==> flow/design.v <==
module fairArb (
	input logic [15:0] bids,
	output logic [15:0] wins,
	input logic get_next_win,
	input logic clk,
	input logic rst
		);
	parameter SIZE = 3;
	parameter S0=3'b000, S1=3'b001, S2=3'b010, S3=3'b011, S4=3'b100, S5=3'b101, S6=3'b110;
	logic [SIZE-1:0] state;
	logic [SIZE-1:0] next_state;
	logic [3:0] dec1;
	logic [3:0] dec2;
	logic [15:0] bid1;
	logic [15:0] bid2;
	logic [15:0] b [15:0];
	logic [15:0] d [15:0];
	logic [15:0] out_check;
	logic [3:0] new_priority;
	logic [3:0] pr_in;
	logic [15:0] bids_cycle_f;
	logic [3:0] priority_f;
	logic [3:0] priority_d;
	logic [15:0] wins_d;
	logic sB, sD;
	logic [1:0] sC;
	always @ (*) begin
		case (sC)
			2'b00: priority_d = dec2;
			2'b01: priority_d = priority_f;
			2'b10: priority_d = pr_in;
			2'b11: priority_d = 0;
		endcase
	end
	always @ (*) begin
		case (sB)
			1'b0: wins_d = bid1;
			1'b1: wins_d = bid2;
		endcase
	end
	always @ (*) begin
		case (sD)
			1'b0: begin
				bid2 = out_check;
				pr_in = new_priority + 1;
			end
			1'b1: begin
				bid2 = d[priority_f];
				pr_in = priority_f + 1;
			end
		endcase
	end
	always @ (*) begin
		bids_cycle_f = bids;
		next_state = S0;
		new_priority = 4'd0;
		out_check = 16'd0;
		if ((bids_cycle_f & 16'd1) != 16'b0) begin
			bid1 = 16'd1;
		end
		else if ((bids_cycle_f & 16'd2) != 16'b0) begin
			bid1 = 16'd2;
		end
		else if ((bids_cycle_f & 16'd4) != 16'b0) begin
			bid1 = 16'd4;
		end
		else if ((bids_cycle_f & 16'd8) != 16'b0) begin
			bid1 = 16'd8;
		end
		else if ((bids_cycle_f & 16'd16) != 16'b0) begin
			bid1 = 16'd16;
		end
		else if ((bids_cycle_f & 16'd32) != 16'b0) begin
			bid1 = 16'd32;
		end
		else if ((bids_cycle_f & 16'd64) != 16'b0) begin
			bid1 = 16'd64;
		end
		else if ((bids_cycle_f & 16'd128) != 16'b0) begin
			bid1 = 16'd128;
		end
		else if ((bids_cycle_f & 16'd256) != 16'b0) begin
			bid1 = 16'd256;
		end
		else if ((bids_cycle_f & 16'd512) != 16'b0) begin
			bid1 = 16'd512;
		end
		else if ((bids_cycle_f & 16'd1024) != 16'b0) begin
			bid1 = 16'd1024;
		end
		else if ((bids_cycle_f & 16'd2048) != 16'b0) begin
			bid1 = 16'd2048;
		end
		else if ((bids_cycle_f & 16'd4096) != 16'b0) begin
			bid1 = 16'd4096;
		end
		else if ((bids_cycle_f & 16'd8192) != 16'b0) begin
			bid1 = 16'd8192;
		end
		else if ((bids_cycle_f & 16'd16384) != 16'b0) begin
			bid1 = 16'd16384;
		end
		else if ((bids_cycle_f & 16'd32768) != 16'b0) begin
			bid1 = 16'd32768;
		end
		else begin
			bid1 = 0;
		end
		d[0] = bids_cycle_f & 16'd1;
		b[0] = (bids_cycle_f & 16'd1) >> 0;
		d[1] = bids_cycle_f & 16'd2;
		b[1] = (bids_cycle_f & 16'd2) >> 1;
		d[2] = bids_cycle_f & 16'd4;
		b[2] = (bids_cycle_f & 16'd4) >> 2;
		d[3] = bids_cycle_f & 16'd8;
		b[3] = (bids_cycle_f & 16'd8) >> 3;
		d[4] = bids_cycle_f & 16'd16;
		b[4] = (bids_cycle_f & 16'd16) >> 4;
		d[5] = bids_cycle_f & 16'd32;
		b[5] = (bids_cycle_f & 16'd32) >> 5;
		d[6] = bids_cycle_f & 16'd64;
		b[6] = (bids_cycle_f & 16'd64) >> 6;
		d[7] = bids_cycle_f & 16'd128;
		b[7] = (bids_cycle_f & 16'd128) >> 7;
		d[8] = bids_cycle_f & 16'd256;
		b[8] = (bids_cycle_f & 16'd256) >> 8;
		d[9] = bids_cycle_f & 16'd512;
		b[9] = (bids_cycle_f & 16'd512) >> 9;
		d[10] = bids_cycle_f & 16'd1024;
		b[10] = (bids_cycle_f & 16'd1024) >> 10;
		d[11] = bids_cycle_f & 16'd2048;
		b[11] = (bids_cycle_f & 16'd2048) >> 11;
		d[12] = bids_cycle_f & 16'd4096;
		b[12] = (bids_cycle_f & 16'd4096) >> 12;
		d[13] = bids_cycle_f & 16'd8192;
		b[13] = (bids_cycle_f & 16'd8192) >> 13;
		d[14] = bids_cycle_f & 16'd16384;
		b[14] = (bids_cycle_f & 16'd16384) >> 14;
		d[15] = bids_cycle_f & 16'd32768;
		b[15] = (bids_cycle_f & 16'd32768) >> 15;
                case (wins_d)
                16'd1: begin
                        dec1 = 0;
                end
                16'd2: begin
                        dec1 = 1;
                end
                16'd4: begin
                        dec1 = 2;
                end
                16'd8: begin
                        dec1 = 3;
                end
                16'd16: begin
                        dec1 = 4;
                end
                16'd32: begin
                        dec1 = 5;
                end
                16'd64: begin
                        dec1 = 6;
                end
                16'd128: begin
                        dec1 = 7;
                end
                16'd256: begin
                        dec1 = 8;
                end
                16'd512: begin
                        dec1 = 9;
                end
                16'd1024: begin
                        dec1 = 10;
                end
                16'd2048: begin
                        dec1 = 11;
                end
                16'd4096: begin
                        dec1 = 12;
                end
                16'd8192: begin
                        dec1 = 13;
                end
                16'd16384: begin
                        dec1 = 14;
                end
                16'd32768: begin
                        dec1 = 15;
                end
                default: begin
                        dec1 = 0;
                end
                endcase
		dec2 = dec1 + 1'b1;
		sD = b[priority_f] & 1'b1;
		if (bids_cycle_f == 16'b0) begin
			out_check = 16'b0;
			new_priority = new_priority;
		end
		else begin
			case (priority_f)
			5'd0: begin
			case (1'b1)
			b[1]: begin
			  new_priority = 1;
			  out_check = d[1];
			end
			b[2]: begin
			  new_priority = 2;
			  out_check = d[2];
			end
			b[3]: begin
			  new_priority = 3;
			  out_check = d[3];
			end
			b[4]: begin
			  new_priority = 4;
			  out_check = d[4];
			end
			b[5]: begin
			  new_priority = 5;
			  out_check = d[5];
			end
			b[6]: begin
			  new_priority = 6;
			  out_check = d[6];
			end
			b[7]: begin
			  new_priority = 7;
			  out_check = d[7];
			end
			b[8]: begin
			  new_priority = 8;
			  out_check = d[8];
			end
			b[9]: begin
			  new_priority = 9;
			  out_check = d[9];
			end
			b[10]: begin
			  new_priority = 10;
			  out_check = d[10];
			end
			b[11]: begin
			  new_priority = 11;
			  out_check = d[11];
			end
			b[12]: begin
			  new_priority = 12;
			  out_check = d[12];
			end
			b[13]: begin
			  new_priority = 13;
			  out_check = d[13];
			end
			b[14]: begin
			  new_priority = 14;
			  out_check = d[14];
			end
			b[15]: begin
			  new_priority = 15;
			  out_check = d[15];
			end
			endcase
			end
			5'd1: begin
			case (1'b1)
			b[2]: begin
			  new_priority = 2;
			  out_check = d[2];
			end
			b[3]: begin
			  new_priority = 3;
			  out_check = d[3];
			end
			b[4]: begin
			  new_priority = 4;
			  out_check = d[4];
			end
			b[5]: begin
			  new_priority = 5;
			  out_check = d[5];
			end
			b[6]: begin
			  new_priority = 6;
			  out_check = d[6];
			end
			b[7]: begin
			  new_priority = 7;
			  out_check = d[7];
			end
			b[8]: begin
			  new_priority = 8;
			  out_check = d[8];
			end
			b[9]: begin
			  new_priority = 9;
			  out_check = d[9];
			end
			b[10]: begin
			  new_priority = 10;
			  out_check = d[10];
			end
			b[11]: begin
			  new_priority = 11;
			  out_check = d[11];
			end
			b[12]: begin
			  new_priority = 12;
			  out_check = d[12];
			end
			b[13]: begin
			  new_priority = 13;
			  out_check = d[13];
			end
			b[14]: begin
			  new_priority = 14;
			  out_check = d[14];
			end
			b[15]: begin
			  new_priority = 15;
			  out_check = d[15];
			end
			b[0]: begin
			  new_priority = 0;
			  out_check = d[0];
			end
			endcase
			end
			5'd2: begin
			case (1'b1)
			b[3]: begin
			  new_priority = 3;
			  out_check = d[3];
			end
			b[4]: begin
			  new_priority = 4;
			  out_check = d[4];
			end
			b[5]: begin
			  new_priority = 5;
			  out_check = d[5];
			end
			b[6]: begin
			  new_priority = 6;
			  out_check = d[6];
			end
			b[7]: begin
			  new_priority = 7;
			  out_check = d[7];
			end
			b[8]: begin
			  new_priority = 8;
			  out_check = d[8];
			end
			b[9]: begin
			  new_priority = 9;
			  out_check = d[9];
			end
			b[10]: begin
			  new_priority = 10;
			  out_check = d[10];
			end
			b[11]: begin
			  new_priority = 11;
			  out_check = d[11];
			end
			b[12]: begin
			  new_priority = 12;
			  out_check = d[12];
			end
			b[13]: begin
			  new_priority = 13;
			  out_check = d[13];
			end
			b[14]: begin
			  new_priority = 14;
			  out_check = d[14];
			end
			b[15]: begin
			  new_priority = 15;
			  out_check = d[15];
			end
			b[0]: begin
			  new_priority = 0;
			  out_check = d[0];
			end
			b[1]: begin
			  new_priority = 1;
			  out_check = d[1];
			end
			endcase
			end
			5'd3: begin
			case (1'b1)
			b[4]: begin
			  new_priority = 4;
			  out_check = d[4];
			end
			b[5]: begin
			  new_priority = 5;
			  out_check = d[5];
			end
			b[6]: begin
			  new_priority = 6;
			  out_check = d[6];
			end
			b[7]: begin
			  new_priority = 7;
			  out_check = d[7];
			end
			b[8]: begin
			  new_priority = 8;
			  out_check = d[8];
			end
			b[9]: begin
			  new_priority = 9;
			  out_check = d[9];
			end
			b[10]: begin
			  new_priority = 10;
			  out_check = d[10];
			end
			b[11]: begin
			  new_priority = 11;
			  out_check = d[11];
			end
			b[12]: begin
			  new_priority = 12;
			  out_check = d[12];
			end
			b[13]: begin
			  new_priority = 13;
			  out_check = d[13];
			end
			b[14]: begin
			  new_priority = 14;
			  out_check = d[14];
			end
			b[15]: begin
			  new_priority = 15;
			  out_check = d[15];
			end
			b[0]: begin
			  new_priority = 0;
			  out_check = d[0];
			end
			b[1]: begin
			  new_priority = 1;
			  out_check = d[1];
			end
			b[2]: begin
			  new_priority = 2;
			  out_check = d[2];
			end
			endcase
			end
			5'd4: begin
			case (1'b1)
			b[5]: begin
			  new_priority = 5;
			  out_check = d[5];
			end
			b[6]: begin
			  new_priority = 6;
			  out_check = d[6];
			end
			b[7]: begin
			  new_priority = 7;
			  out_check = d[7];
			end
			b[8]: begin
			  new_priority = 8;
			  out_check = d[8];
			end
			b[9]: begin
			  new_priority = 9;
			  out_check = d[9];
			end
			b[10]: begin
			  new_priority = 10;
			  out_check = d[10];
			end
			b[11]: begin
			  new_priority = 11;
			  out_check = d[11];
			end
			b[12]: begin
			  new_priority = 12;
			  out_check = d[12];
			end
			b[13]: begin
			  new_priority = 13;
			  out_check = d[13];
			end
			b[14]: begin
			  new_priority = 14;
			  out_check = d[14];
			end
			b[15]: begin
			  new_priority = 15;
			  out_check = d[15];
			end
			b[0]: begin
			  new_priority = 0;
			  out_check = d[0];
			end
			b[1]: begin
			  new_priority = 1;
			  out_check = d[1];
			end
			b[2]: begin
			  new_priority = 2;
			  out_check = d[2];
			end
			b[3]: begin
			  new_priority = 3;
			  out_check = d[3];
			end
			endcase
			end
			5'd5: begin
			case (1'b1)
			b[6]: begin
			  new_priority = 6;
			  out_check = d[6];
			end
			b[7]: begin
			  new_priority = 7;
			  out_check = d[7];
			end
			b[8]: begin
			  new_priority = 8;
			  out_check = d[8];
			end
			b[9]: begin
			  new_priority = 9;
			  out_check = d[9];
			end
			b[10]: begin
			  new_priority = 10;
			  out_check = d[10];
			end
			b[11]: begin
			  new_priority = 11;
			  out_check = d[11];
			end
			b[12]: begin
			  new_priority = 12;
			  out_check = d[12];
			end
			b[13]: begin
			  new_priority = 13;
			  out_check = d[13];
			end
			b[14]: begin
			  new_priority = 14;
			  out_check = d[14];
			end
			b[15]: begin
			  new_priority = 15;
			  out_check = d[15];
			end
			b[0]: begin
			  new_priority = 0;
			  out_check = d[0];
			end
			b[1]: begin
			  new_priority = 1;
			  out_check = d[1];
			end
			b[2]: begin
			  new_priority = 2;
			  out_check = d[2];
			end
			b[3]: begin
			  new_priority = 3;
			  out_check = d[3];
			end
			b[4]: begin
			  new_priority = 4;
			  out_check = d[4];
			end
			endcase
			end
			5'd6: begin
			case (1'b1)
			b[7]: begin
			  new_priority = 7;
			  out_check = d[7];
			end
			b[8]: begin
			  new_priority = 8;
			  out_check = d[8];
			end
			b[9]: begin
			  new_priority = 9;
			  out_check = d[9];
			end
			b[10]: begin
			  new_priority = 10;
			  out_check = d[10];
			end
			b[11]: begin
			  new_priority = 11;
			  out_check = d[11];
			end
			b[12]: begin
			  new_priority = 12;
			  out_check = d[12];
			end
			b[13]: begin
			  new_priority = 13;
			  out_check = d[13];
			end
			b[14]: begin
			  new_priority = 14;
			  out_check = d[14];
			end
			b[15]: begin
			  new_priority = 15;
			  out_check = d[15];
			end
			b[0]: begin
			  new_priority = 0;
			  out_check = d[0];
			end
			b[1]: begin
			  new_priority = 1;
			  out_check = d[1];
			end
			b[2]: begin
			  new_priority = 2;
			  out_check = d[2];
			end
			b[3]: begin
			  new_priority = 3;
			  out_check = d[3];
			end
			b[4]: begin
			  new_priority = 4;
			  out_check = d[4];
			end
			b[5]: begin
			  new_priority = 5;
			  out_check = d[5];
			end
			endcase
			end
			5'd7: begin
			case (1'b1)
			b[8]: begin
			  new_priority = 8;
			  out_check = d[8];
			end
			b[9]: begin
			  new_priority = 9;
			  out_check = d[9];
			end
			b[10]: begin
			  new_priority = 10;
			  out_check = d[10];
			end
			b[11]: begin
			  new_priority = 11;
			  out_check = d[11];
			end
			b[12]: begin
			  new_priority = 12;
			  out_check = d[12];
			end
			b[13]: begin
			  new_priority = 13;
			  out_check = d[13];
			end
			b[14]: begin
			  new_priority = 14;
			  out_check = d[14];
			end
			b[15]: begin
			  new_priority = 15;
			  out_check = d[15];
			end
			b[0]: begin
			  new_priority = 0;
			  out_check = d[0];
			end
			b[1]: begin
			  new_priority = 1;
			  out_check = d[1];
			end
			b[2]: begin
			  new_priority = 2;
			  out_check = d[2];
			end
			b[3]: begin
			  new_priority = 3;
			  out_check = d[3];
			end
			b[4]: begin
			  new_priority = 4;
			  out_check = d[4];
			end
			b[5]: begin
			  new_priority = 5;
			  out_check = d[5];
			end
			b[6]: begin
			  new_priority = 6;
			  out_check = d[6];
			end
			endcase
			end
			5'd8: begin
			case (1'b1)
			b[9]: begin
			  new_priority = 9;
			  out_check = d[9];
			end
			b[10]: begin
			  new_priority = 10;
			  out_check = d[10];
			end
			b[11]: begin
			  new_priority = 11;
			  out_check = d[11];
			end
			b[12]: begin
			  new_priority = 12;
			  out_check = d[12];
			end
			b[13]: begin
			  new_priority = 13;
			  out_check = d[13];
			end
			b[14]: begin
			  new_priority = 14;
			  out_check = d[14];
			end
			b[15]: begin
			  new_priority = 15;
			  out_check = d[15];
			end
			b[0]: begin
			  new_priority = 0;
			  out_check = d[0];
			end
			b[1]: begin
			  new_priority = 1;
			  out_check = d[1];
			end
			b[2]: begin
			  new_priority = 2;
			  out_check = d[2];
			end
			b[3]: begin
			  new_priority = 3;
			  out_check = d[3];
			end
			b[4]: begin
			  new_priority = 4;
			  out_check = d[4];
			end
			b[5]: begin
			  new_priority = 5;
			  out_check = d[5];
			end
			b[6]: begin
			  new_priority = 6;
			  out_check = d[6];
			end
			b[7]: begin
			  new_priority = 7;
			  out_check = d[7];
			end
			endcase
			end
			5'd9: begin
			case (1'b1)
			b[10]: begin
			  new_priority = 10;
			  out_check = d[10];
			end
			b[11]: begin
			  new_priority = 11;
			  out_check = d[11];
			end
			b[12]: begin
			  new_priority = 12;
			  out_check = d[12];
			end
			b[13]: begin
			  new_priority = 13;
			  out_check = d[13];
			end
			b[14]: begin
			  new_priority = 14;
			  out_check = d[14];
			end
			b[15]: begin
			  new_priority = 15;
			  out_check = d[15];
			end
			b[0]: begin
			  new_priority = 0;
			  out_check = d[0];
			end
			b[1]: begin
			  new_priority = 1;
			  out_check = d[1];
			end
			b[2]: begin
			  new_priority = 2;
			  out_check = d[2];
			end
			b[3]: begin
			  new_priority = 3;
			  out_check = d[3];
			end
			b[4]: begin
			  new_priority = 4;
			  out_check = d[4];
			end
			b[5]: begin
			  new_priority = 5;
			  out_check = d[5];
			end
			b[6]: begin
			  new_priority = 6;
			  out_check = d[6];
			end
			b[7]: begin
			  new_priority = 7;
			  out_check = d[7];
			end
			b[8]: begin
			  new_priority = 8;
			  out_check = d[8];
			end
			endcase
			end
			5'd10: begin
			case (1'b1)
			b[11]: begin
			  new_priority = 11;
			  out_check = d[11];
			end
			b[12]: begin
			  new_priority = 12;
			  out_check = d[12];
			end
			b[13]: begin
			  new_priority = 13;
			  out_check = d[13];
			end
			b[14]: begin
			  new_priority = 14;
			  out_check = d[14];
			end
			b[15]: begin
			  new_priority = 15;
			  out_check = d[15];
			end
			b[0]: begin
			  new_priority = 0;
			  out_check = d[0];
			end
			b[1]: begin
			  new_priority = 1;
			  out_check = d[1];
			end
			b[2]: begin
			  new_priority = 2;
			  out_check = d[2];
			end
			b[3]: begin
			  new_priority = 3;
			  out_check = d[3];
			end
			b[4]: begin
			  new_priority = 4;
			  out_check = d[4];
			end
			b[5]: begin
			  new_priority = 5;
			  out_check = d[5];
			end
			b[6]: begin
			  new_priority = 6;
			  out_check = d[6];
			end
			b[7]: begin
			  new_priority = 7;
			  out_check = d[7];
			end
			b[8]: begin
			  new_priority = 8;
			  out_check = d[8];
			end
			b[9]: begin
			  new_priority = 9;
			  out_check = d[9];
			end
			endcase
			end
			5'd11: begin
			case (1'b1)
			b[12]: begin
			  new_priority = 12;
			  out_check = d[12];
			end
			b[13]: begin
			  new_priority = 13;
			  out_check = d[13];
			end
			b[14]: begin
			  new_priority = 14;
			  out_check = d[14];
			end
			b[15]: begin
			  new_priority = 15;
			  out_check = d[15];
			end
			b[0]: begin
			  new_priority = 0;
			  out_check = d[0];
			end
			b[1]: begin
			  new_priority = 1;
			  out_check = d[1];
			end
			b[2]: begin
			  new_priority = 2;
			  out_check = d[2];
			end
			b[3]: begin
			  new_priority = 3;
			  out_check = d[3];
			end
			b[4]: begin
			  new_priority = 4;
			  out_check = d[4];
			end
			b[5]: begin
			  new_priority = 5;
			  out_check = d[5];
			end
			b[6]: begin
			  new_priority = 6;
			  out_check = d[6];
			end
			b[7]: begin
			  new_priority = 7;
			  out_check = d[7];
			end
			b[8]: begin
			  new_priority = 8;
			  out_check = d[8];
			end
			b[9]: begin
			  new_priority = 9;
			  out_check = d[9];
			end
			b[10]: begin
			  new_priority = 10;
			  out_check = d[10];
			end
			endcase
			end
			5'd12: begin
			case (1'b1)
			b[13]: begin
			  new_priority = 13;
			  out_check = d[13];
			end
			b[14]: begin
			  new_priority = 14;
			  out_check = d[14];
			end
			b[15]: begin
			  new_priority = 15;
			  out_check = d[15];
			end
			b[0]: begin
			  new_priority = 0;
			  out_check = d[0];
			end
			b[1]: begin
			  new_priority = 1;
			  out_check = d[1];
			end
			b[2]: begin
			  new_priority = 2;
			  out_check = d[2];
			end
			b[3]: begin
			  new_priority = 3;
			  out_check = d[3];
			end
			b[4]: begin
			  new_priority = 4;
			  out_check = d[4];
			end
			b[5]: begin
			  new_priority = 5;
			  out_check = d[5];
			end
			b[6]: begin
			  new_priority = 6;
			  out_check = d[6];
			end
			b[7]: begin
			  new_priority = 7;
			  out_check = d[7];
			end
			b[8]: begin
			  new_priority = 8;
			  out_check = d[8];
			end
			b[9]: begin
			  new_priority = 9;
			  out_check = d[9];
			end
			b[10]: begin
			  new_priority = 10;
			  out_check = d[10];
			end
			b[11]: begin
			  new_priority = 11;
			  out_check = d[11];
			end
			endcase
			end
			5'd13: begin
			case (1'b1)
			b[14]: begin
			  new_priority = 14;
			  out_check = d[14];
			end
			b[15]: begin
			  new_priority = 15;
			  out_check = d[15];
			end
			b[0]: begin
			  new_priority = 0;
			  out_check = d[0];
			end
			b[1]: begin
			  new_priority = 1;
			  out_check = d[1];
			end
			b[2]: begin
			  new_priority = 2;
			  out_check = d[2];
			end
			b[3]: begin
			  new_priority = 3;
			  out_check = d[3];
			end
			b[4]: begin
			  new_priority = 4;
			  out_check = d[4];
			end
			b[5]: begin
			  new_priority = 5;
			  out_check = d[5];
			end
			b[6]: begin
			  new_priority = 6;
			  out_check = d[6];
			end
			b[7]: begin
			  new_priority = 7;
			  out_check = d[7];
			end
			b[8]: begin
			  new_priority = 8;
			  out_check = d[8];
			end
			b[9]: begin
			  new_priority = 9;
			  out_check = d[9];
			end
			b[10]: begin
			  new_priority = 10;
			  out_check = d[10];
			end
			b[11]: begin
			  new_priority = 11;
			  out_check = d[11];
			end
			b[12]: begin
			  new_priority = 12;
			  out_check = d[12];
			end
			endcase
			end
			5'd14: begin
			case (1'b1)
			b[15]: begin
			  new_priority = 15;
			  out_check = d[15];
			end
			b[0]: begin
			  new_priority = 0;
			  out_check = d[0];
			end
			b[1]: begin
			  new_priority = 1;
			  out_check = d[1];
			end
			b[2]: begin
			  new_priority = 2;
			  out_check = d[2];
			end
			b[3]: begin
			  new_priority = 3;
			  out_check = d[3];
			end
			b[4]: begin
			  new_priority = 4;
			  out_check = d[4];
			end
			b[5]: begin
			  new_priority = 5;
			  out_check = d[5];
			end
			b[6]: begin
			  new_priority = 6;
			  out_check = d[6];
			end
			b[7]: begin
			  new_priority = 7;
			  out_check = d[7];
			end
			b[8]: begin
			  new_priority = 8;
			  out_check = d[8];
			end
			b[9]: begin
			  new_priority = 9;
			  out_check = d[9];
			end
			b[10]: begin
			  new_priority = 10;
			  out_check = d[10];
			end
			b[11]: begin
			  new_priority = 11;
			  out_check = d[11];
			end
			b[12]: begin
			  new_priority = 12;
			  out_check = d[12];
			end
			b[13]: begin
			  new_priority = 13;
			  out_check = d[13];
			end
			endcase
			end
			5'd15: begin
			case (1'b1)
			b[0]: begin
			  new_priority = 0;
			  out_check = d[0];
			end
			b[1]: begin
			  new_priority = 1;
			  out_check = d[1];
			end
			b[2]: begin
			  new_priority = 2;
			  out_check = d[2];
			end
			b[3]: begin
			  new_priority = 3;
			  out_check = d[3];
			end
			b[4]: begin
			  new_priority = 4;
			  out_check = d[4];
			end
			b[5]: begin
			  new_priority = 5;
			  out_check = d[5];
			end
			b[6]: begin
			  new_priority = 6;
			  out_check = d[6];
			end
			b[7]: begin
			  new_priority = 7;
			  out_check = d[7];
			end
			b[8]: begin
			  new_priority = 8;
			  out_check = d[8];
			end
			b[9]: begin
			  new_priority = 9;
			  out_check = d[9];
			end
			b[10]: begin
			  new_priority = 10;
			  out_check = d[10];
			end
			b[11]: begin
			  new_priority = 11;
			  out_check = d[11];
			end
			b[12]: begin
			  new_priority = 12;
			  out_check = d[12];
			end
			b[13]: begin
			  new_priority = 13;
			  out_check = d[13];
			end
			b[14]: begin
			  new_priority = 14;
			  out_check = d[14];
			end
			endcase
			end
			endcase
		end
        case (state)
        S0: begin
			sB = 0;
			sC = 2'b11;
			next_state = S1;
        end
        S1: begin
			sB = 0;
			sC = 2'b00;
			next_state = S2;
		end
		S2: begin
			sB = 1;
			if (get_next_win == 1)  begin
				if (bids_cycle_f == 16'b0) begin
					sC = 2'b01;
				end
				else begin
					sC = 2'b10;
				end
			end
			else begin
				sC = 2'b01;
			end
			next_state = S2;
		end
		default: begin
			sC = 2'b11;
			sB = 0;
		end
		endcase
	end
	always @ (posedge clk) begin
		if (~rst) begin
			wins <= 0;
		end
		else begin
			wins <= wins_d;
		end
	end
	always @ (posedge clk) begin
		if (~rst) begin
			priority_f <= 0;
		end
		else begin
			priority_f <= priority_d;
		end
	end
	always @ (posedge clk) begin
		if (~rst) begin
			state <= S0;
		end
		else begin
			state <= next_state;
		end
	end
endmodule
* Reports on fairArb
What the tools print for fairArb, step after step.
Lines are those of the file above, counted from 1.
Library cell names are shortened.
A cell with -- has no value.
- Design top :: fairArb
- Clock :: clk
- Library :: sky130hd
- Corner :: tt_025C_1v80

* Word level
Yosys after proc, flatten, opt, wreduce and memory -nomap, before mapping. Print and check cells are not counted. Equal cells are merged and count once.
- Register bits :: 23
- Word-level cells :: 530
- Output and inout port bits :: 16
- Input port bits :: 19
- Multiplexer cells :: 482
- Equal/unequal tests :: 35
- Bitwise logic cells :: 2
- Add/subtract/negate cells :: 3
- Reduce/logical cells :: 5
** Operators by type and width (number)
- 2-to-1 mux 16 bit :: 122
- 2-to-1 mux 4 bit :: 195
- case mux 16 bit (select 16 bit) :: 2
- 2-to-1 mux 15 bit :: 15
- 2-to-1 mux 14 bit :: 14
- 2-to-1 mux 13 bit :: 13
- 2-to-1 mux 12 bit :: 12
- 2-to-1 mux 11 bit :: 11
- 2-to-1 mux 10 bit :: 10
- 2-to-1 mux 3 bit :: 29
- 2-to-1 mux 9 bit :: 9
- case mux 4 bit (select 16 bit) :: 1
- case mux 16 bit (select 2 bit) :: 2
- 2-to-1 mux 8 bit :: 8
- case mux 4 bit (select 15 bit) :: 1
- 2-to-1 mux 7 bit :: 7
- 2-to-1 mux 6 bit :: 6
- == test 4 bit (second input constant) :: 8
- 2-to-1 mux 5 bit :: 5
- 2-to-1 mux 2 bit :: 11
- == test 16 x 10 -> 1 bit (second input constant) :: 1
- == test 16 x 11 -> 1 bit (second input constant) :: 1
- == test 16 x 12 -> 1 bit (second input constant) :: 1
- == test 16 x 13 -> 1 bit (second input constant) :: 1
- == test 16 x 14 -> 1 bit (second input constant) :: 1
- == test 16 x 15 -> 1 bit (second input constant) :: 1
- == test 16 bit (second input constant) :: 1
- == test 16 x 2 -> 1 bit (second input constant) :: 1
Not listed: further kinds 26, cells in them 38.

* Depth
Depth = most cells in a row (Yosys ltp): at word level without a register or memory, in the mapped netlist without a sequential cell, where the memories' decode and read muxes count.
- Word-level depth :: 23
- ABC_AREA :: 0
- Depth in mapped cells :: 17
- Gate-level depth less buffers :: 15

* After synthesis
The flow's flattened synthesis, as Yosys stat reports it; memories are mapped. The netlist is that of the ABC_AREA named above (0 if unset); the other value can give another one.
Totals and module areas in this step are rounded.
** Cells by type (number)
- dfxtp_1 :: 23
- a21oi_1 :: 25
- nand2_1 :: 32
- nor2_1 :: 31
- o21ai_0 :: 20
- nand3_1 :: 18
- nor2b_1 :: 14
- nor3_1 :: 14
- nor4_4 :: 3
- nand2b_1 :: 9
- nand4_1 :: 9
- clkbuf_1 :: 14
- nor3b_1 :: 7
- a31oi_1 :: 8
- and2_1 :: 8
- buf_2 :: 9
- o211ai_1 :: 6
- o31ai_1 :: 6
Other cell types: 66; their cells: 123.
- Synthesis area :: 0.0027 mm²
- Buffers :: 31
- Standard cells after synthesis :: 379
- Mapped flip-flops :: 23
- Sequential part of the area :: 0.00046 mm²

* Timing after synthesis
Path of least setup slack by OpenSTA after synthesis, without wires, with an ideal clock, recovery checks aside; 20% of the period is set as input and as output delay. Where synthesis merged equal registers, the netlist keeps one of their names.
- Kind :: input -> register
- From :: in bids[2]
- To :: reg priority_f[2]
- Input delay :: 0.800 ns
- Library setup time :: 0.069 ns
- Stages on the path :: 14
- Data required time :: 3.931 ns
- Clock period :: 4.0 ns
- Delay of the path :: 2.612 ns
- Slack :: 0.588 ns
- Path buffers :: 1
- Arrival :: 3.343 ns
- Period reached after synthesis :: 3.412 ns
"delay of the path" = arrival - input delay + setup time.
"stages on the path": output pins that drive a net of the path, with the launching flip-flop's if there is one; two outputs of one cell count as two.
"period reached after synthesis" is the clock period less the worst setup slack; recovery checks do not enter. This is arithmetic on one report: input and output delays are still those of the set period (20% each).
Between the ends stands the longest chain of elaborated cells between them, by number of cells; it is not shown to be the way that was timed. Of several equally long chains one is given.
A line is the first line of the expression or statement that the cell stems from. Yosys adds cells for indexed reads and writes and turns some case tables into memories.
- Path through :: buf_6 -> or3b_1 -> a2111o_1 -> o2111ai_1 -> a211oi_1 -> o311a_1 -> nor3_1 -> nor2_1 -> nand4_1 -> ha_1 -> inv_1 -> and4b_1 -> a211o_1 -> a21oi_2
- Cells in the longest elaborated chain :: 23
- Elaborated cells between the ends (all ways) :: 277
- Classes of those cells :: 2 x add/sub; 18 x eq/ne; 254 x mux; 1 x logic; 2 x reduce/logical
** Ends and longest elaborated chain, post-synthesis
- from (decl) :: RTL line 2 : input logic [15:0] bids,
- 2-to-1 mux 3 bit (3 in a row) :: RTL line 395 : case (1'b1)
- 2-to-1 mux 16 bit (12 in a row) :: RTL line 395
- case mux 16 bit (select 16 bit) :: RTL line 201 : case (priority_f)
- 2-to-1 mux 16 bit :: RTL line 196 : if (bids_cycle_f == 16'b0) begin
- case mux 16 bit (select 2 bit) :: RTL line 42 : case (sD)
- case mux 16 bit (select 2 bit) :: RTL line 36 : case (sB)
- == test 16 bit :: RTL line 141 : case (wins_d)
- case mux 4 bit (select 15 bit) :: RTL line 141
- adder 4 x 1 -> 4 bit :: RTL line 194 : dec2 = dec1 + 1'b1;
- case mux 4 bit (select 3 bit) :: RTL line 28 : case (sC)
- to (assign) :: RTL line 1270 : priority_f <= 0;
- to (assign) :: RTL line 1273 : priority_f <= priority_d;
- to (decl) :: RTL line 22 : logic [3:0] priority_f;

* Worst path after layout
Path of least setup slack in the final report of entry A (OpenROAD, finished layout, wires in). Where an end is a register, its clock arrival counts in the times.
- Kind :: input -> register
- From :: in bids[7]
- To :: reg priority_f[1]
- Data required time :: 4.20 ns
- Path buffers :: 1
- Input delay :: 0.80 ns
- Slack :: 0.05 ns
- Stages on the path :: 14
- Clock period :: 4.0 ns
- Arrival :: 4.15 ns
- Library setup time :: 0.06 ns
Between the ends stands the longest chain of elaborated cells between them, by number of cells; it is not shown to be the way that was timed. Of several equally long chains one is given.
- Path through :: clkdlybuf4s50_1 -> or4_4 -> nor2_8 -> nand3_2 -> nand2_4 -> nor2_4 -> o31a_1 -> o21ai_0 -> nand4_1 -> ha_2 -> inv_1 -> o21ai_0 -> a21oi_1 -> nor2_1
- Cells in the longest elaborated chain :: 23
- Elaborated cells between the ends (all ways) :: 272
- Classes of those cells :: 2 x add/sub; 18 x eq/ne; 249 x mux; 1 x logic; 2 x reduce/logical
** Ends and longest elaborated chain, after layout
- from (decl) :: RTL line 2 : input logic [15:0] bids,
- 2-to-1 mux 8 bit (8 in a row) :: RTL line 715 : case (1'b1)
- 2-to-1 mux 16 bit (7 in a row) :: RTL line 715
- case mux 16 bit (select 16 bit) :: RTL line 201 : case (priority_f)
- 2-to-1 mux 16 bit :: RTL line 196 : if (bids_cycle_f == 16'b0) begin
- case mux 16 bit (select 2 bit) :: RTL line 42 : case (sD)
- case mux 16 bit (select 2 bit) :: RTL line 36 : case (sB)
- == test 16 bit :: RTL line 141 : case (wins_d)
- case mux 4 bit (select 15 bit) :: RTL line 141
- adder 4 x 1 -> 4 bit :: RTL line 194 : dec2 = dec1 + 1'b1;
- case mux 4 bit (select 3 bit) :: RTL line 28 : case (sC)
- to (assign) :: RTL line 1270 : priority_f <= 0;
- to (assign) :: RTL line 1273 : priority_f <= priority_d;
- to (decl) :: RTL line 22 : logic [3:0] priority_f;

Wiki page: fairArb / flow data

Settings and measured results of 2 stored flow runs for module fairArb (sky130hd), not sorted in any way. The constraints put input and output delay at 20% of the set period each and load the outputs with 0.01 pF.
"clock period reached" is the run's clock period less its worst setup slack. It is reckoned from that one timing run; input and output delays stay at 20% of the period that was set.
"worst path time": the worst setup path's part of the clock period (all of it between registers, 20% less for each end at a port) less its slack. A launch clock that arrives late makes it longer, a capture clock that arrives late makes it shorter.
By "total power of the final layout" is meant OpenSTA's value without simulated activity: inputs other than the clock are taken to toggle once in ten clock periods, and the tool carries that through the logic.
Values from the reports are rounded here.

** Entry A
- Settings :: CELL_PAD_IN_SITES_DETAIL_PLACEMENT=1; CORE_UTILIZATION=40; GPL_TIMING_DRIVEN=0; MAX_ROUTING_LAYER=met5; MIN_ROUTING_LAYER=met1; PLACE_DENSITY_LB_ADDON=0.01; TNS_END_PERCENT=95; period_ns=4.0; CAP_MARGIN=20; CORE_MARGIN=2; SLEW_MARGIN=20
- Worst setup slack after layout :: 0.053 ns
- Chip area in the Yosys report :: 0.0027 mm²
- Worst hold slack in the final report :: 0.44 ns
- Clock period reached :: 3.947 ns
- Summed negative setup slack :: 0.000 ns
- Area inside the die boundary :: 0.0074 mm²
- Total power of the final layout :: 760 uW
- Worst path time :: 3.15 ns
- Class of the worst setup path :: input -> register
- Std-cell area (final layout) :: 0.0033 mm²
- Utilization after routing :: 52 %

** Entry B
- Settings :: CAP_MARGIN=10; CELL_PAD_IN_SITES_DETAIL_PLACEMENT=2; CORE_UTILIZATION=61; CTS_CLUSTER_DIAMETER=133; MIN_ROUTING_LAYER=met1; PLACE_DENSITY_LB_ADDON=0.21; SETUP_SLACK_MARGIN=0.76; TNS_END_PERCENT=95; period_ns=2.81; CORE_MARGIN=2; SLEW_MARGIN=20
- Outcome :: did not finish, placement stopped with DPL-0033
